==> flow/design.v <==
module fairArb (
	input logic [15:0] bids,
	output logic [15:0] wins,
	input logic get_next_win,
	input logic clk,
	input logic rst
		);
	parameter SIZE = 3;
	parameter S0=3'b000, S1=3'b001, S2=3'b010, S3=3'b011, S4=3'b100, S5=3'b101, S6=3'b110;
	logic [SIZE-1:0] state;
	logic [SIZE-1:0] next_state;
	logic [3:0] dec1;
	logic [3:0] dec2;
	logic [15:0] bid1;
	logic [15:0] bid2;
	logic [15:0] b [15:0];
	logic [15:0] d [15:0];
	logic [15:0] out_check;
	logic [3:0] new_priority;
	logic [3:0] pr_in;
	logic [15:0] bids_cycle_f;
	logic [3:0] priority_f;
	logic [3:0] priority_d;
	logic [15:0] wins_d;
	logic sB, sD;
	logic [1:0] sC;
	always @ (*) begin
		case (sC)
			2'b00: priority_d = dec2;
			2'b01: priority_d = priority_f;
			2'b10: priority_d = pr_in;
			2'b11: priority_d = 0;
		endcase
	end
	always @ (*) begin
		case (sB)
			1'b0: wins_d = bid1;
			1'b1: wins_d = bid2;
		endcase
	end
	always @ (*) begin
		case (sD)
			1'b0: begin
				bid2 = out_check;
				pr_in = new_priority + 1;
			end
			1'b1: begin
				bid2 = d[priority_f];
				pr_in = priority_f + 1;
			end
		endcase
	end
	always @ (*) begin
		bids_cycle_f = bids;
		next_state = S0;
		new_priority = 4'd0;
		out_check = 16'd0;
		if ((bids_cycle_f & 16'd1) != 16'b0) begin
			bid1 = 16'd1;
		end
		else if ((bids_cycle_f & 16'd2) != 16'b0) begin
			bid1 = 16'd2;
		end
		else if ((bids_cycle_f & 16'd4) != 16'b0) begin
			bid1 = 16'd4;
		end
		else if ((bids_cycle_f & 16'd8) != 16'b0) begin
			bid1 = 16'd8;
		end
		else if ((bids_cycle_f & 16'd16) != 16'b0) begin
			bid1 = 16'd16;
		end
		else if ((bids_cycle_f & 16'd32) != 16'b0) begin
			bid1 = 16'd32;
		end
		else if ((bids_cycle_f & 16'd64) != 16'b0) begin
			bid1 = 16'd64;
		end
		else if ((bids_cycle_f & 16'd128) != 16'b0) begin
			bid1 = 16'd128;
		end
		else if ((bids_cycle_f & 16'd256) != 16'b0) begin
			bid1 = 16'd256;
		end
		else if ((bids_cycle_f & 16'd512) != 16'b0) begin
			bid1 = 16'd512;
		end
		else if ((bids_cycle_f & 16'd1024) != 16'b0) begin
			bid1 = 16'd1024;
		end
		else if ((bids_cycle_f & 16'd2048) != 16'b0) begin
			bid1 = 16'd2048;
		end
		else if ((bids_cycle_f & 16'd4096) != 16'b0) begin
			bid1 = 16'd4096;
		end
		else if ((bids_cycle_f & 16'd8192) != 16'b0) begin
			bid1 = 16'd8192;
		end
		else if ((bids_cycle_f & 16'd16384) != 16'b0) begin
			bid1 = 16'd16384;
		end
		else if ((bids_cycle_f & 16'd32768) != 16'b0) begin
			bid1 = 16'd32768;
		end
		else begin
			bid1 = 0;
		end
		d[0] = bids_cycle_f & 16'd1;
		b[0] = (bids_cycle_f & 16'd1) >> 0;
		d[1] = bids_cycle_f & 16'd2;
		b[1] = (bids_cycle_f & 16'd2) >> 1;
		d[2] = bids_cycle_f & 16'd4;
		b[2] = (bids_cycle_f & 16'd4) >> 2;
		d[3] = bids_cycle_f & 16'd8;
		b[3] = (bids_cycle_f & 16'd8) >> 3;
		d[4] = bids_cycle_f & 16'd16;
		b[4] = (bids_cycle_f & 16'd16) >> 4;
		d[5] = bids_cycle_f & 16'd32;
		b[5] = (bids_cycle_f & 16'd32) >> 5;
		d[6] = bids_cycle_f & 16'd64;
		b[6] = (bids_cycle_f & 16'd64) >> 6;
		d[7] = bids_cycle_f & 16'd128;
		b[7] = (bids_cycle_f & 16'd128) >> 7;
		d[8] = bids_cycle_f & 16'd256;
		b[8] = (bids_cycle_f & 16'd256) >> 8;
		d[9] = bids_cycle_f & 16'd512;
		b[9] = (bids_cycle_f & 16'd512) >> 9;
		d[10] = bids_cycle_f & 16'd1024;
		b[10] = (bids_cycle_f & 16'd1024) >> 10;
		d[11] = bids_cycle_f & 16'd2048;
		b[11] = (bids_cycle_f & 16'd2048) >> 11;
		d[12] = bids_cycle_f & 16'd4096;
		b[12] = (bids_cycle_f & 16'd4096) >> 12;
		d[13] = bids_cycle_f & 16'd8192;
		b[13] = (bids_cycle_f & 16'd8192) >> 13;
		d[14] = bids_cycle_f & 16'd16384;
		b[14] = (bids_cycle_f & 16'd16384) >> 14;
		d[15] = bids_cycle_f & 16'd32768;
		b[15] = (bids_cycle_f & 16'd32768) >> 15;
                case (wins_d)
                16'd1: begin
                        dec1 = 0;
                end
                16'd2: begin
                        dec1 = 1;
                end
                16'd4: begin
                        dec1 = 2;
                end
                16'd8: begin
                        dec1 = 3;
                end
                16'd16: begin
                        dec1 = 4;
                end
                16'd32: begin
                        dec1 = 5;
                end
                16'd64: begin
                        dec1 = 6;
                end
                16'd128: begin
                        dec1 = 7;
                end
                16'd256: begin
                        dec1 = 8;
                end
                16'd512: begin
                        dec1 = 9;
                end
                16'd1024: begin
                        dec1 = 10;
                end
                16'd2048: begin
                        dec1 = 11;
                end
                16'd4096: begin
                        dec1 = 12;
                end
                16'd8192: begin
                        dec1 = 13;
                end
                16'd16384: begin
                        dec1 = 14;
                end
                16'd32768: begin
                        dec1 = 15;
                end
                default: begin
                        dec1 = 0;
                end
                endcase
		dec2 = dec1 + 1'b1;
		sD = b[priority_f] & 1'b1;
		if (bids_cycle_f == 16'b0) begin
			out_check = 16'b0;
			new_priority = new_priority;
		end
		else begin
			case (priority_f)
			5'd0: begin
			case (1'b1)
			b[1]: begin
			  new_priority = 1;
			  out_check = d[1];
			end
			b[2]: begin
			  new_priority = 2;
			  out_check = d[2];
			end
			b[3]: begin
			  new_priority = 3;
			  out_check = d[3];
			end
			b[4]: begin
			  new_priority = 4;
			  out_check = d[4];
			end
			b[5]: begin
			  new_priority = 5;
			  out_check = d[5];
			end
			b[6]: begin
			  new_priority = 6;
			  out_check = d[6];
			end
			b[7]: begin
			  new_priority = 7;
			  out_check = d[7];
			end
			b[8]: begin
			  new_priority = 8;
			  out_check = d[8];
			end
			b[9]: begin
			  new_priority = 9;
			  out_check = d[9];
			end
			b[10]: begin
			  new_priority = 10;
			  out_check = d[10];
			end
			b[11]: begin
			  new_priority = 11;
			  out_check = d[11];
			end
			b[12]: begin
			  new_priority = 12;
			  out_check = d[12];
			end
			b[13]: begin
			  new_priority = 13;
			  out_check = d[13];
			end
			b[14]: begin
			  new_priority = 14;
			  out_check = d[14];
			end
			b[15]: begin
			  new_priority = 15;
			  out_check = d[15];
			end
			endcase
			end
			5'd1: begin
			case (1'b1)
			b[2]: begin
			  new_priority = 2;
			  out_check = d[2];
			end
			b[3]: begin
			  new_priority = 3;
			  out_check = d[3];
			end
			b[4]: begin
			  new_priority = 4;
			  out_check = d[4];
			end
			b[5]: begin
			  new_priority = 5;
			  out_check = d[5];
			end
			b[6]: begin
			  new_priority = 6;
			  out_check = d[6];
			end
			b[7]: begin
			  new_priority = 7;
			  out_check = d[7];
			end
			b[8]: begin
			  new_priority = 8;
			  out_check = d[8];
			end
			b[9]: begin
			  new_priority = 9;
			  out_check = d[9];
			end
			b[10]: begin
			  new_priority = 10;
			  out_check = d[10];
			end
			b[11]: begin
			  new_priority = 11;
			  out_check = d[11];
			end
			b[12]: begin
			  new_priority = 12;
			  out_check = d[12];
			end
			b[13]: begin
			  new_priority = 13;
			  out_check = d[13];
			end
			b[14]: begin
			  new_priority = 14;
			  out_check = d[14];
			end
			b[15]: begin
			  new_priority = 15;
			  out_check = d[15];
			end
			b[0]: begin
			  new_priority = 0;
			  out_check = d[0];
			end
			endcase
			end
			5'd2: begin
			case (1'b1)
			b[3]: begin
			  new_priority = 3;
			  out_check = d[3];
			end
			b[4]: begin
			  new_priority = 4;
			  out_check = d[4];
			end
			b[5]: begin
			  new_priority = 5;
			  out_check = d[5];
			end
			b[6]: begin
			  new_priority = 6;
			  out_check = d[6];
			end
			b[7]: begin
			  new_priority = 7;
			  out_check = d[7];
			end
			b[8]: begin
			  new_priority = 8;
			  out_check = d[8];
			end
			b[9]: begin
			  new_priority = 9;
			  out_check = d[9];
			end
			b[10]: begin
			  new_priority = 10;
			  out_check = d[10];
			end
			b[11]: begin
			  new_priority = 11;
			  out_check = d[11];
			end
			b[12]: begin
			  new_priority = 12;
			  out_check = d[12];
			end
			b[13]: begin
			  new_priority = 13;
			  out_check = d[13];
			end
			b[14]: begin
			  new_priority = 14;
			  out_check = d[14];
			end
			b[15]: begin
			  new_priority = 15;
			  out_check = d[15];
			end
			b[0]: begin
			  new_priority = 0;
			  out_check = d[0];
			end
			b[1]: begin
			  new_priority = 1;
			  out_check = d[1];
			end
			endcase
			end
			5'd3: begin
			case (1'b1)
			b[4]: begin
			  new_priority = 4;
			  out_check = d[4];
			end
			b[5]: begin
			  new_priority = 5;
			  out_check = d[5];
			end
			b[6]: begin
			  new_priority = 6;
			  out_check = d[6];
			end
			b[7]: begin
			  new_priority = 7;
			  out_check = d[7];
			end
			b[8]: begin
			  new_priority = 8;
			  out_check = d[8];
			end
			b[9]: begin
			  new_priority = 9;
			  out_check = d[9];
			end
			b[10]: begin
			  new_priority = 10;
			  out_check = d[10];
			end
			b[11]: begin
			  new_priority = 11;
			  out_check = d[11];
			end
			b[12]: begin
			  new_priority = 12;
			  out_check = d[12];
			end
			b[13]: begin
			  new_priority = 13;
			  out_check = d[13];
			end
			b[14]: begin
			  new_priority = 14;
			  out_check = d[14];
			end
			b[15]: begin
			  new_priority = 15;
			  out_check = d[15];
			end
			b[0]: begin
			  new_priority = 0;
			  out_check = d[0];
			end
			b[1]: begin
			  new_priority = 1;
			  out_check = d[1];
			end
			b[2]: begin
			  new_priority = 2;
			  out_check = d[2];
			end
			endcase
			end
			5'd4: begin
			case (1'b1)
			b[5]: begin
			  new_priority = 5;
			  out_check = d[5];
			end
			b[6]: begin
			  new_priority = 6;
			  out_check = d[6];
			end
			b[7]: begin
			  new_priority = 7;
			  out_check = d[7];
			end
			b[8]: begin
			  new_priority = 8;
			  out_check = d[8];
			end
			b[9]: begin
			  new_priority = 9;
			  out_check = d[9];
			end
			b[10]: begin
			  new_priority = 10;
			  out_check = d[10];
			end
			b[11]: begin
			  new_priority = 11;
			  out_check = d[11];
			end
			b[12]: begin
			  new_priority = 12;
			  out_check = d[12];
			end
			b[13]: begin
			  new_priority = 13;
			  out_check = d[13];
			end
			b[14]: begin
			  new_priority = 14;
			  out_check = d[14];
			end
			b[15]: begin
			  new_priority = 15;
			  out_check = d[15];
			end
			b[0]: begin
			  new_priority = 0;
			  out_check = d[0];
			end
			b[1]: begin
			  new_priority = 1;
			  out_check = d[1];
			end
			b[2]: begin
			  new_priority = 2;
			  out_check = d[2];
			end
			b[3]: begin
			  new_priority = 3;
			  out_check = d[3];
			end
			endcase
			end
			5'd5: begin
			case (1'b1)
			b[6]: begin
			  new_priority = 6;
			  out_check = d[6];
			end
			b[7]: begin
			  new_priority = 7;
			  out_check = d[7];
			end
			b[8]: begin
			  new_priority = 8;
			  out_check = d[8];
			end
			b[9]: begin
			  new_priority = 9;
			  out_check = d[9];
			end
			b[10]: begin
			  new_priority = 10;
			  out_check = d[10];
			end
			b[11]: begin
			  new_priority = 11;
			  out_check = d[11];
			end
			b[12]: begin
			  new_priority = 12;
			  out_check = d[12];
			end
			b[13]: begin
			  new_priority = 13;
			  out_check = d[13];
			end
			b[14]: begin
			  new_priority = 14;
			  out_check = d[14];
			end
			b[15]: begin
			  new_priority = 15;
			  out_check = d[15];
			end
			b[0]: begin
			  new_priority = 0;
			  out_check = d[0];
			end
			b[1]: begin
			  new_priority = 1;
			  out_check = d[1];
			end
			b[2]: begin
			  new_priority = 2;
			  out_check = d[2];
			end
			b[3]: begin
			  new_priority = 3;
			  out_check = d[3];
			end
			b[4]: begin
			  new_priority = 4;
			  out_check = d[4];
			end
			endcase
			end
			5'd6: begin
			case (1'b1)
			b[7]: begin
			  new_priority = 7;
			  out_check = d[7];
			end
			b[8]: begin
			  new_priority = 8;
			  out_check = d[8];
			end
			b[9]: begin
			  new_priority = 9;
			  out_check = d[9];
			end
			b[10]: begin
			  new_priority = 10;
			  out_check = d[10];
			end
			b[11]: begin
			  new_priority = 11;
			  out_check = d[11];
			end
			b[12]: begin
			  new_priority = 12;
			  out_check = d[12];
			end
			b[13]: begin
			  new_priority = 13;
			  out_check = d[13];
			end
			b[14]: begin
			  new_priority = 14;
			  out_check = d[14];
			end
			b[15]: begin
			  new_priority = 15;
			  out_check = d[15];
			end
			b[0]: begin
			  new_priority = 0;
			  out_check = d[0];
			end
			b[1]: begin
			  new_priority = 1;
			  out_check = d[1];
			end
			b[2]: begin
			  new_priority = 2;
			  out_check = d[2];
			end
			b[3]: begin
			  new_priority = 3;
			  out_check = d[3];
			end
			b[4]: begin
			  new_priority = 4;
			  out_check = d[4];
			end
			b[5]: begin
			  new_priority = 5;
			  out_check = d[5];
			end
			endcase
			end
			5'd7: begin
			case (1'b1)
			b[8]: begin
			  new_priority = 8;
			  out_check = d[8];
			end
			b[9]: begin
			  new_priority = 9;
			  out_check = d[9];
			end
			b[10]: begin
			  new_priority = 10;
			  out_check = d[10];
			end
			b[11]: begin
			  new_priority = 11;
			  out_check = d[11];
			end
			b[12]: begin
			  new_priority = 12;
			  out_check = d[12];
			end
			b[13]: begin
			  new_priority = 13;
			  out_check = d[13];
			end
			b[14]: begin
			  new_priority = 14;
			  out_check = d[14];
			end
			b[15]: begin
			  new_priority = 15;
			  out_check = d[15];
			end
			b[0]: begin
			  new_priority = 0;
			  out_check = d[0];
			end
			b[1]: begin
			  new_priority = 1;
			  out_check = d[1];
			end
			b[2]: begin
			  new_priority = 2;
			  out_check = d[2];
			end
			b[3]: begin
			  new_priority = 3;
			  out_check = d[3];
			end
			b[4]: begin
			  new_priority = 4;
			  out_check = d[4];
			end
			b[5]: begin
			  new_priority = 5;
			  out_check = d[5];
			end
			b[6]: begin
			  new_priority = 6;
			  out_check = d[6];
			end
			endcase
			end
			5'd8: begin
			case (1'b1)
			b[9]: begin
			  new_priority = 9;
			  out_check = d[9];
			end
			b[10]: begin
			  new_priority = 10;
			  out_check = d[10];
			end
			b[11]: begin
			  new_priority = 11;
			  out_check = d[11];
			end
			b[12]: begin
			  new_priority = 12;
			  out_check = d[12];
			end
			b[13]: begin
			  new_priority = 13;
			  out_check = d[13];
			end
			b[14]: begin
			  new_priority = 14;
			  out_check = d[14];
			end
			b[15]: begin
			  new_priority = 15;
			  out_check = d[15];
			end
			b[0]: begin
			  new_priority = 0;
			  out_check = d[0];
			end
			b[1]: begin
			  new_priority = 1;
			  out_check = d[1];
			end
			b[2]: begin
			  new_priority = 2;
			  out_check = d[2];
			end
			b[3]: begin
			  new_priority = 3;
			  out_check = d[3];
			end
			b[4]: begin
			  new_priority = 4;
			  out_check = d[4];
			end
			b[5]: begin
			  new_priority = 5;
			  out_check = d[5];
			end
			b[6]: begin
			  new_priority = 6;
			  out_check = d[6];
			end
			b[7]: begin
			  new_priority = 7;
			  out_check = d[7];
			end
			endcase
			end
			5'd9: begin
			case (1'b1)
			b[10]: begin
			  new_priority = 10;
			  out_check = d[10];
			end
			b[11]: begin
			  new_priority = 11;
			  out_check = d[11];
			end
			b[12]: begin
			  new_priority = 12;
			  out_check = d[12];
			end
			b[13]: begin
			  new_priority = 13;
			  out_check = d[13];
			end
			b[14]: begin
			  new_priority = 14;
			  out_check = d[14];
			end
			b[15]: begin
			  new_priority = 15;
			  out_check = d[15];
			end
			b[0]: begin
			  new_priority = 0;
			  out_check = d[0];
			end
			b[1]: begin
			  new_priority = 1;
			  out_check = d[1];
			end
			b[2]: begin
			  new_priority = 2;
			  out_check = d[2];
			end
			b[3]: begin
			  new_priority = 3;
			  out_check = d[3];
			end
			b[4]: begin
			  new_priority = 4;
			  out_check = d[4];
			end
			b[5]: begin
			  new_priority = 5;
			  out_check = d[5];
			end
			b[6]: begin
			  new_priority = 6;
			  out_check = d[6];
			end
			b[7]: begin
			  new_priority = 7;
			  out_check = d[7];
			end
			b[8]: begin
			  new_priority = 8;
			  out_check = d[8];
			end
			endcase
			end
			5'd10: begin
			case (1'b1)
			b[11]: begin
			  new_priority = 11;
			  out_check = d[11];
			end
			b[12]: begin
			  new_priority = 12;
			  out_check = d[12];
			end
			b[13]: begin
			  new_priority = 13;
			  out_check = d[13];
			end
			b[14]: begin
			  new_priority = 14;
			  out_check = d[14];
			end
			b[15]: begin
			  new_priority = 15;
			  out_check = d[15];
			end
			b[0]: begin
			  new_priority = 0;
			  out_check = d[0];
			end
			b[1]: begin
			  new_priority = 1;
			  out_check = d[1];
			end
			b[2]: begin
			  new_priority = 2;
			  out_check = d[2];
			end
			b[3]: begin
			  new_priority = 3;
			  out_check = d[3];
			end
			b[4]: begin
			  new_priority = 4;
			  out_check = d[4];
			end
			b[5]: begin
			  new_priority = 5;
			  out_check = d[5];
			end
			b[6]: begin
			  new_priority = 6;
			  out_check = d[6];
			end
			b[7]: begin
			  new_priority = 7;
			  out_check = d[7];
			end
			b[8]: begin
			  new_priority = 8;
			  out_check = d[8];
			end
			b[9]: begin
			  new_priority = 9;
			  out_check = d[9];
			end
			endcase
			end
			5'd11: begin
			case (1'b1)
			b[12]: begin
			  new_priority = 12;
			  out_check = d[12];
			end
			b[13]: begin
			  new_priority = 13;
			  out_check = d[13];
			end
			b[14]: begin
			  new_priority = 14;
			  out_check = d[14];
			end
			b[15]: begin
			  new_priority = 15;
			  out_check = d[15];
			end
			b[0]: begin
			  new_priority = 0;
			  out_check = d[0];
			end
			b[1]: begin
			  new_priority = 1;
			  out_check = d[1];
			end
			b[2]: begin
			  new_priority = 2;
			  out_check = d[2];
			end
			b[3]: begin
			  new_priority = 3;
			  out_check = d[3];
			end
			b[4]: begin
			  new_priority = 4;
			  out_check = d[4];
			end
			b[5]: begin
			  new_priority = 5;
			  out_check = d[5];
			end
			b[6]: begin
			  new_priority = 6;
			  out_check = d[6];
			end
			b[7]: begin
			  new_priority = 7;
			  out_check = d[7];
			end
			b[8]: begin
			  new_priority = 8;
			  out_check = d[8];
			end
			b[9]: begin
			  new_priority = 9;
			  out_check = d[9];
			end
			b[10]: begin
			  new_priority = 10;
			  out_check = d[10];
			end
			endcase
			end
			5'd12: begin
			case (1'b1)
			b[13]: begin
			  new_priority = 13;
			  out_check = d[13];
			end
			b[14]: begin
			  new_priority = 14;
			  out_check = d[14];
			end
			b[15]: begin
			  new_priority = 15;
			  out_check = d[15];
			end
			b[0]: begin
			  new_priority = 0;
			  out_check = d[0];
			end
			b[1]: begin
			  new_priority = 1;
			  out_check = d[1];
			end
			b[2]: begin
			  new_priority = 2;
			  out_check = d[2];
			end
			b[3]: begin
			  new_priority = 3;
			  out_check = d[3];
			end
			b[4]: begin
			  new_priority = 4;
			  out_check = d[4];
			end
			b[5]: begin
			  new_priority = 5;
			  out_check = d[5];
			end
			b[6]: begin
			  new_priority = 6;
			  out_check = d[6];
			end
			b[7]: begin
			  new_priority = 7;
			  out_check = d[7];
			end
			b[8]: begin
			  new_priority = 8;
			  out_check = d[8];
			end
			b[9]: begin
			  new_priority = 9;
			  out_check = d[9];
			end
			b[10]: begin
			  new_priority = 10;
			  out_check = d[10];
			end
			b[11]: begin
			  new_priority = 11;
			  out_check = d[11];
			end
			endcase
			end
			5'd13: begin
			case (1'b1)
			b[14]: begin
			  new_priority = 14;
			  out_check = d[14];
			end
			b[15]: begin
			  new_priority = 15;
			  out_check = d[15];
			end
			b[0]: begin
			  new_priority = 0;
			  out_check = d[0];
			end
			b[1]: begin
			  new_priority = 1;
			  out_check = d[1];
			end
			b[2]: begin
			  new_priority = 2;
			  out_check = d[2];
			end
			b[3]: begin
			  new_priority = 3;
			  out_check = d[3];
			end
			b[4]: begin
			  new_priority = 4;
			  out_check = d[4];
			end
			b[5]: begin
			  new_priority = 5;
			  out_check = d[5];
			end
			b[6]: begin
			  new_priority = 6;
			  out_check = d[6];
			end
			b[7]: begin
			  new_priority = 7;
			  out_check = d[7];
			end
			b[8]: begin
			  new_priority = 8;
			  out_check = d[8];
			end
			b[9]: begin
			  new_priority = 9;
			  out_check = d[9];
			end
			b[10]: begin
			  new_priority = 10;
			  out_check = d[10];
			end
			b[11]: begin
			  new_priority = 11;
			  out_check = d[11];
			end
			b[12]: begin
			  new_priority = 12;
			  out_check = d[12];
			end
			endcase
			end
			5'd14: begin
			case (1'b1)
			b[15]: begin
			  new_priority = 15;
			  out_check = d[15];
			end
			b[0]: begin
			  new_priority = 0;
			  out_check = d[0];
			end
			b[1]: begin
			  new_priority = 1;
			  out_check = d[1];
			end
			b[2]: begin
			  new_priority = 2;
			  out_check = d[2];
			end
			b[3]: begin
			  new_priority = 3;
			  out_check = d[3];
			end
			b[4]: begin
			  new_priority = 4;
			  out_check = d[4];
			end
			b[5]: begin
			  new_priority = 5;
			  out_check = d[5];
			end
			b[6]: begin
			  new_priority = 6;
			  out_check = d[6];
			end
			b[7]: begin
			  new_priority = 7;
			  out_check = d[7];
			end
			b[8]: begin
			  new_priority = 8;
			  out_check = d[8];
			end
			b[9]: begin
			  new_priority = 9;
			  out_check = d[9];
			end
			b[10]: begin
			  new_priority = 10;
			  out_check = d[10];
			end
			b[11]: begin
			  new_priority = 11;
			  out_check = d[11];
			end
			b[12]: begin
			  new_priority = 12;
			  out_check = d[12];
			end
			b[13]: begin
			  new_priority = 13;
			  out_check = d[13];
			end
			endcase
			end
			5'd15: begin
			case (1'b1)
			b[0]: begin
			  new_priority = 0;
			  out_check = d[0];
			end
			b[1]: begin
			  new_priority = 1;
			  out_check = d[1];
			end
			b[2]: begin
			  new_priority = 2;
			  out_check = d[2];
			end
			b[3]: begin
			  new_priority = 3;
			  out_check = d[3];
			end
			b[4]: begin
			  new_priority = 4;
			  out_check = d[4];
			end
			b[5]: begin
			  new_priority = 5;
			  out_check = d[5];
			end
			b[6]: begin
			  new_priority = 6;
			  out_check = d[6];
			end
			b[7]: begin
			  new_priority = 7;
			  out_check = d[7];
			end
			b[8]: begin
			  new_priority = 8;
			  out_check = d[8];
			end
			b[9]: begin
			  new_priority = 9;
			  out_check = d[9];
			end
			b[10]: begin
			  new_priority = 10;
			  out_check = d[10];
			end
			b[11]: begin
			  new_priority = 11;
			  out_check = d[11];
			end
			b[12]: begin
			  new_priority = 12;
			  out_check = d[12];
			end
			b[13]: begin
			  new_priority = 13;
			  out_check = d[13];
			end
			b[14]: begin
			  new_priority = 14;
			  out_check = d[14];
			end
			endcase
			end
			endcase
		end
        case (state)
        S0: begin
			sB = 0;
			sC = 2'b11;
			next_state = S1;
        end
        S1: begin
			sB = 0;
			sC = 2'b00;
			next_state = S2;
		end
		S2: begin
			sB = 1;
			if (get_next_win == 1)  begin
				if (bids_cycle_f == 16'b0) begin
					sC = 2'b01;
				end
				else begin
					sC = 2'b10;
				end
			end
			else begin
				sC = 2'b01;
			end
			next_state = S2;
		end
		default: begin
			sC = 2'b11;
			sB = 0;
		end
		endcase
	end
	always @ (posedge clk) begin
		if (~rst) begin
			wins <= 0;
		end
		else begin
			wins <= wins_d;
		end
	end
	always @ (posedge clk) begin
		if (~rst) begin
			priority_f <= 0;
		end
		else begin
			priority_f <= priority_d;
		end
	end
	always @ (posedge clk) begin
		if (~rst) begin
			state <= S0;
		end
		else begin
			state <= next_state;
		end
	end
endmodule
# Tool chain data of fairArb
# Each step is given for the RTL above and for the edited RTL.
# Lines under "orig" count in the file above, lines under "edited" in the edited file.
# "diff": "edited" minus "orig" as printed here. "rel_change_pct": 100 x difference / "orig".
# Cell names lack the library's common part.
# The mark n/a stands for no value.
[design]
top_module = "fairArb"
clock_port = "clk"
cell_library = "sky130hd"
pvt_corner = "tt_025C_1v80"

# Edit of the RTL
# The edit as a unified diff against the file above.
# The edited RTL no longer does the same as the RTL above: the edit was made by script, with no optimisation intended.
# begin of diff
@@ -47,5 +47,5 @@
 			1'b1: begin
 				bid2 = d[priority_f];
-				pr_in = priority_f + 1;
+				pr_in = priority_f - 1;
 			end
 		endcase
# end of diff

# Elaborated design
# Yosys after proc, flatten, opt, wreduce and memory -nomap, before mapping. Print and check cells are not counted. Equal cells are merged and count once.
[classes]
columns = ["item", "orig", "edited", "diff", "rel_change_pct"]
rows = [
  ["add_sub_neg", 3, 3, 0, 0.00],
  ["equal", 35, 35, 0, 0.00],
  ["mux", 482, 482, 0, 0.00],
  ["bitwise", 2, 2, 0, 0.00],
  ["reduce_logical", 5, 5, 0, 0.00],
]
[ops]
columns = ["op", "orig", "edited", "diff", "rel_change_pct"]
rows = [
  ["4-bit by 1-bit adder with 4-bit output with constant B", 3, 2, -1, -33.33],
  ["4-bit by 1-bit subtractor with 4-bit output with constant B", 0, 1, 1, "n/a"],
  ["4-bit 2-to-1 mux", 195, 195, 0, 0.00],
  ["16-bit 2-to-1 mux", 122, 122, 0, 0.00],
  ["3-bit 2-to-1 mux", 29, 29, 0, 0.00],
  ["15-bit 2-to-1 mux", 15, 15, 0, 0.00],
  ["14-bit 2-to-1 mux", 14, 14, 0, 0.00],
  ["13-bit 2-to-1 mux", 13, 13, 0, 0.00],
  ["12-bit 2-to-1 mux", 12, 12, 0, 0.00],
  ["11-bit 2-to-1 mux", 11, 11, 0, 0.00],
  ["2-bit 2-to-1 mux", 11, 11, 0, 0.00],
  ["10-bit 2-to-1 mux", 10, 10, 0, 0.00],
  ["9-bit 2-to-1 mux", 9, 9, 0, 0.00],
  ["4-bit == test with constant B", 8, 8, 0, 0.00],
  ["8-bit 2-to-1 mux", 8, 8, 0, 0.00],
  ["7-bit 2-to-1 mux", 7, 7, 0, 0.00],
  ["6-bit 2-to-1 mux", 6, 6, 0, 0.00],
  ["5-bit 2-to-1 mux", 5, 5, 0, 0.00],
  ["4-bit by 3-bit == test with 1-bit output with constant B", 4, 4, 0, 0.00],
  ["1-bit 2-to-1 mux", 4, 4, 0, 0.00],
  ["2-bit == test with constant B", 2, 2, 0, 0.00],
  ["4-bit by 2-bit == test with 1-bit output with constant B", 2, 2, 0, 0.00],
  ["1-bit NOT", 2, 2, 0, 0.00],
  ["16-bit case mux with 16-bit select", 2, 2, 0, 0.00],
  ["16-bit case mux with 2-bit select", 2, 2, 0, 0.00],
  ["2-bit case mux with 2-bit select", 2, 2, 0, 0.00],
  ["16-bit by 10-bit == test with 1-bit output with constant B", 1, 1, 0, 0.00],
  ["16-bit by 11-bit == test with 1-bit output with constant B", 1, 1, 0, 0.00],
]
# Not every row of either side is listed.
[word_totals]
columns = ["item", "orig", "edited", "diff", "rel_change_pct"]
rows = [
  ["regBits", 23, 23, 0, 0.00],
  ["input_bits", 19, 19, 0, 0.00],
  ["output_inout_bits", 16, 16, 0, 0.00],
  ["word_cells", 530, 530, 0, 0.00],
]

# Depth
# Longest topological path by Yosys (ltp), each cell counted once; first at word level (registers and memories cut), then after technology mapping (sequential cells cut; the memories' decode and read muxes count).
[logic_depth]
columns = ["item", "orig", "edited", "diff", "rel_change_pct"]
rows = [
  ["ltp_word", 23, 23, 0, 0.00],
  ["abc_area", "0", "0", "n/a", "n/a"],
  ["depth_mapped", 17, 17, 0, 0.00],
  ["depth_no_buf", 15, 15, 0, 0.00],
]

# After synthesis
# Source: synth_stat.txt of the flow (Yosys; design flattened, memories mapped). It holds for the ABC_AREA given above (unset counts as 0); a run with the other value may have another netlist.
[types]
columns = ["type", "orig", "edited", "diff", "rel_change_pct"]
rows = [
  ["o21ai_0", 20, 52, 32, 160.00],
  ["nand2_1", 32, 60, 28, 87.50],
  ["nor2_1", 31, 55, 24, 77.42],
  ["a21oi_1", 25, 49, 24, 96.00],
  ["clkbuf_1", 14, 33, 19, 135.71],
  ["a31oi_1", 8, 21, 13, 162.50],
  ["nor3_1", 14, 23, 9, 64.29],
  ["buf_2", 9, 18, 9, 100.00],
  ["o211ai_1", 6, 15, 9, 150.00],
  ["a211oi_1", 4, 13, 9, 225.00],
  ["inv_1", 10, 18, 8, 80.00],
  ["and2_1", 8, 16, 8, 100.00],
  ["nor4_1", 4, 11, 7, 175.00],
  ["o22ai_1", 1, 7, 6, 600.00],
  ["nand4_1", 9, 14, 5, 55.56],
  ["a21boi_0", 2, 7, 5, 250.00],
  ["nand3_1", 18, 22, 4, 22.22],
  ["or2_2", 3, 7, 4, 133.33],
]
# Not every row of either side is listed.
[synth_totals]
columns = ["item", "orig", "edited", "diff", "rel_change_pct"]
rows = [
  ["cells", 379, 657, 278, 73.35],
  ["area_um2", 2695.1, 4322.9, 1627.8, 60.40],
  ["seqArea_um2", 460.4, 460.4, 0.0, 0.00],
  ["flip_flops", 23, 23, 0, 0.00],
  ["buf_cells", 31, 58, 27, 87.10],
]

# Path before layout
# Source: OpenSTA report_checks on the synthesized netlist (no wires, ideal clock, input and output delay 20% of the period each), path of least setup slack; recovery checks are left aside. Register names are those of the netlist, which keeps one name where synthesis merged equal registers.
[synth_timing]
columns = ["item", "orig", "edited", "diff", "rel_change_pct"]
rows = [
  ["path_type", "input to register", "input to register", "n/a", "n/a"],
  ["startpoint", "input port bids[2]", "input port bids[3]", "n/a", "n/a"],
  ["endpoint", "register priority_f[2]", "register priority_f[2]", "n/a", "n/a"],
  ["clock_period_ns", 4.0, 4.0, 0.0, 0.00],
  ["in_delay_ns", 0.800, 0.800, 0.000, 0.00],
  ["setup_time_ns", 0.069, 0.074, 0.005, "n/a"],
  ["t_arrival_ns", 3.343, 3.753, 0.410, 12.26],
  ["t_required_ns", 3.931, 3.926, -0.005, -0.13],
  ["path_slack_ns", 0.588, 0.172, -0.416, "n/a"],
  ["delay_ns", 2.612, 3.027, 0.415, 15.89],
  ["path_stages", 14, 13, -1, -7.14],
  ["synth_period_reached_ns", 3.412, 3.828, 0.416, 12.19],
]
# "delay_ns" is the arrival time less input delay plus setup time.
# "path_stages" counts driving pins, that of a launching flip-flop among them; a cell with two outputs on the path counts twice.
# "synth_period_reached_ns" = period - worst setup slack (recovery checks aside). The figure is calculated, with input and output delays left at 20% of the set period.
# The rows between start and end are the longest chain of elaborated cells between them; the timing report does not say that the signal goes this way. Where chains are equally long, one stands for them.
# Each line given opens the expression or statement behind the cell; cells for indexed reads and writes are added by Yosys, which also makes memories of some case tables.
[synth_via_orig]
path_cell_list = "buf_6 > or3b_1 > a2111o_1 > o2111ai_1 > a211oi_1 > o311a_1 > nor3_1 > nor2_1 > nand4_1 > ha_1 > inv_1 > and4b_1 > a211o_1 > a21oi_2"
elab_chain_len = 23
cone_cells = 277
[synth_lines_orig]
columns = ["item", "line", "rtl"]
rows = [
  ["start: declaration", 2, "input logic [15:0] bids,"],
  ["3-bit 2-to-1 mux x3", 395, "case (1'b1)"],
  ["16-bit 2-to-1 mux x12", 395, ""],
  ["16-bit case mux with 16-bit select", 201, "case (priority_f)"],
  ["16-bit 2-to-1 mux", 196, "if (bids_cycle_f == 16'b0) begin"],
  ["16-bit case mux with 2-bit select", 42, "case (sD)"],
  ["16-bit case mux with 2-bit select", 36, "case (sB)"],
  ["16-bit == test", 141, "case (wins_d)"],
  ["4-bit case mux with 15-bit select", 141, ""],
  ["4-bit by 1-bit adder with 4-bit output", 194, "dec2 = dec1 + 1'b1;"],
  ["4-bit case mux with 3-bit select", 28, "case (sC)"],
  ["end: assignment", 1270, "priority_f <= 0;"],
  ["end: assignment", 1273, "priority_f <= priority_d;"],
  ["end: declaration", 22, "logic [3:0] priority_f;"],
]
[synth_via_edited]
path_cell_list = "buf_2 > or4_1 > buf_2 > o41ai_2 > a21oi_1 > nand3_2 > o311ai_1 > nor2_2 > nand4_1 > nor4_2 > o32ai_1 > or3_1 > a31oi_1"
elab_chain_len = 23
cone_cells = 276
[synth_lines_edited]
columns = ["item", "line", "rtl"]
rows = [
  ["start: declaration", 2, "input logic [15:0] bids,"],
  ["4-bit 2-to-1 mux x4", 459, "case (1'b1)"],
  ["16-bit 2-to-1 mux x11", 459, ""],
  ["16-bit case mux with 16-bit select", 201, "case (priority_f)"],
  ["16-bit 2-to-1 mux", 196, "if (bids_cycle_f == 16'b0) begin"],
  ["16-bit case mux with 2-bit select", 42, "case (sD)"],
  ["16-bit case mux with 2-bit select", 36, "case (sB)"],
  ["16-bit == test", 141, "case (wins_d)"],
  ["4-bit case mux with 15-bit select", 141, ""],
  ["4-bit by 1-bit adder with 4-bit output", 194, "dec2 = dec1 + 1'b1;"],
  ["4-bit case mux with 3-bit select", 28, "case (sC)"],
  ["end: assignment", 1270, "priority_f <= 0;"],
  ["end: assignment", 1273, "priority_f <= priority_d;"],
  ["end: declaration", 22, "logic [3:0] priority_f;"],
]

# Path in the finished layout
# Path of least setup slack in the final report of the runs of set A (OpenROAD, finished layout, wires in). Where an end is a register, its clock arrival counts in the times.
[layout_timing]
columns = ["item", "orig", "edited", "diff", "rel_change_pct"]
rows = [
  ["path_type", "input to register", "input to register", "n/a", "n/a"],
  ["startpoint", "input port bids[2]", "input port bids[5]", "n/a", "n/a"],
  ["endpoint", "register priority_f[2]", "register priority_f[1]", "n/a", "n/a"],
  ["clock_period_ns", 3.75, 3.75, 0.00, 0.00],
  ["in_delay_ns", 0.75, 0.75, 0.00, 0.00],
  ["setup_time_ns", 0.06, 0.13, 0.07, "n/a"],
  ["t_arrival_ns", 3.83, 4.35, 0.52, 13.58],
  ["t_required_ns", 3.95, 3.89, -0.06, -1.52],
  ["path_slack_ns", 0.12, -0.46, -0.58, "n/a"],
  ["path_stages", 15, 18, 3, 20.00],
]
# The rows between start and end are the longest chain of elaborated cells between them; the timing report does not say that the signal goes this way. Where chains are equally long, one stands for them.
[layout_via_orig]
path_cell_list = "clkdlybuf4s50_1 > buf_4 > or4_4 > nor2_8 > nand3_2 > nand2_4 > nor2_4 > a22oi_1 > and4_1 > nand4_1 > ha_1 > inv_1 > a41oi_1 > a211o_1 > a21oi_2"
elab_chain_len = 23
cone_cells = 277
[layout_lines_orig]
columns = ["item", "line", "rtl"]
rows = [
  ["start: declaration", 2, "input logic [15:0] bids,"],
  ["3-bit 2-to-1 mux x3", 395, "case (1'b1)"],
  ["16-bit 2-to-1 mux x12", 395, ""],
  ["16-bit case mux with 16-bit select", 201, "case (priority_f)"],
  ["16-bit 2-to-1 mux", 196, "if (bids_cycle_f == 16'b0) begin"],
  ["16-bit case mux with 2-bit select", 42, "case (sD)"],
  ["16-bit case mux with 2-bit select", 36, "case (sB)"],
  ["16-bit == test", 141, "case (wins_d)"],
  ["4-bit case mux with 15-bit select", 141, ""],
  ["4-bit by 1-bit adder with 4-bit output", 194, "dec2 = dec1 + 1'b1;"],
  ["4-bit case mux with 3-bit select", 28, "case (sC)"],
  ["end: assignment", 1270, "priority_f <= 0;"],
  ["end: assignment", 1273, "priority_f <= priority_d;"],
  ["end: declaration", 22, "logic [3:0] priority_f;"],
]
[layout_via_edited]
path_cell_list = "clkdlybuf4s15_2 > buf_6 > nor4_4 > buf_4 > buf_4 > nand2_1 > buf_4 > o41ai_1 > nand2_1 > o21ai_2 > buf_4 > nand2_1 > a211oi_4 > nor4b_4 > a31oi_4 > a32oi_2 > a221oi_2 > a211oi_2"
elab_chain_len = 23
cone_cells = 274
[layout_lines_edited]
columns = ["item", "line", "rtl"]
rows = [
  ["start: declaration", 2, "input logic [15:0] bids,"],
  ["6-bit 2-to-1 mux x6", 587, "case (1'b1)"],
  ["16-bit 2-to-1 mux x9", 587, ""],
  ["16-bit case mux with 16-bit select", 201, "case (priority_f)"],
  ["16-bit 2-to-1 mux", 196, "if (bids_cycle_f == 16'b0) begin"],
  ["16-bit case mux with 2-bit select", 42, "case (sD)"],
  ["16-bit case mux with 2-bit select", 36, "case (sB)"],
  ["16-bit == test", 141, "case (wins_d)"],
  ["4-bit case mux with 15-bit select", 141, ""],
  ["4-bit by 1-bit adder with 4-bit output", 194, "dec2 = dec1 + 1'b1;"],
  ["4-bit case mux with 3-bit select", 28, "case (sC)"],
  ["end: assignment", 1270, "priority_f <= 0;"],
  ["end: assignment", 1273, "priority_f <= priority_d;"],
  ["end: declaration", 22, "logic [3:0] priority_f;"],
]

# Flow runs
# Both versions went through the flow (Yosys, OpenROAD) with the same settings in each pair. Constraints: input delay and output delay 20% of the set period each, output load 0.01 pF.
[flow_settings_set_A]
CORE_UTILIZATION = 40
period_ns = 3.75
CAP_MARGIN = 20
CORE_MARGIN = 2
SLEW_MARGIN = 20
[results_set_A]
columns = ["item", "orig", "edited", "diff", "rel_change_pct"]
rows = [
  ["synthesis_area_um2", 2695.1, 4322.9, 1627.8, 60.40],
  ["die_um2", 7410.6, 11654.3, 4243.7, 57.27],
  ["finalCellArea_um2", 3913.8, 7703.6, 3789.8, 96.83],
  ["utilization_pct", 60.9, 74.0, 13.1, "n/a"],
  ["setup_ws_ns", 0.118, -0.460, -0.578, "n/a"],
  ["timing.setup.tns_ns", 0.000, -1.586, -1.586, "n/a"],
  ["hold_ws_ns", 0.445, 0.431, -0.014, "n/a"],
  ["power.total_mw", 0.8352, 1.920, 1.0848, 129.89],
  ["achieved_clock_period_ns", 3.632, 4.210, 0.578, 15.91],
]
[flow_settings_set_B]
CELL_PAD_IN_SITES_DETAIL_PLACEMENT = 2
CORE_ASPECT_RATIO = 1.39
CORE_UTILIZATION = 20
CTS_CLUSTER_DIAMETER = 100
CTS_CLUSTER_SIZE = 19
GPL_ROUTABILITY_DRIVEN = 0
GPL_TIMING_DRIVEN = 0
HOLD_SLACK_MARGIN = 0.07
PLACE_DENSITY = 0.46
period_ns = 4.14
CAP_MARGIN = 20
CORE_MARGIN = 2
SLEW_MARGIN = 20
[results_set_B]
columns = ["item", "orig", "edited", "diff", "rel_change_pct"]
rows = [
  ["synthesis_area_um2", 2695.1, 4322.9, 1627.8, 60.40],
  ["die_um2", 14432.5, 22822.4, 8389.9, 58.13],
  ["finalCellArea_um2", 3408.3, 6767.7, 3359.4, 98.57],
  ["utilization_pct", 25.6, 31.8, 6.2, "n/a"],
  ["setup_ws_ns", 0.130, -0.482, -0.612, "n/a"],
  ["timing.setup.tns_ns", 0.000, -1.616, -1.616, "n/a"],
  ["hold_ws_ns", 0.450, 0.430, -0.020, "n/a"],
  ["power.total_mw", 0.7860, 1.833, 1.0470, 133.21],
  ["achieved_clock_period_ns", 4.010, 4.622, 0.612, 15.26],
]
# "achieved_clock_period_ns" is the run's clock period less its worst setup slack. It is reckoned from that one timing run; input and output delays stay at 20% of the period that was set.
# "power.total_mw" is the tool's figure for a default switching activity; nothing was simulated.
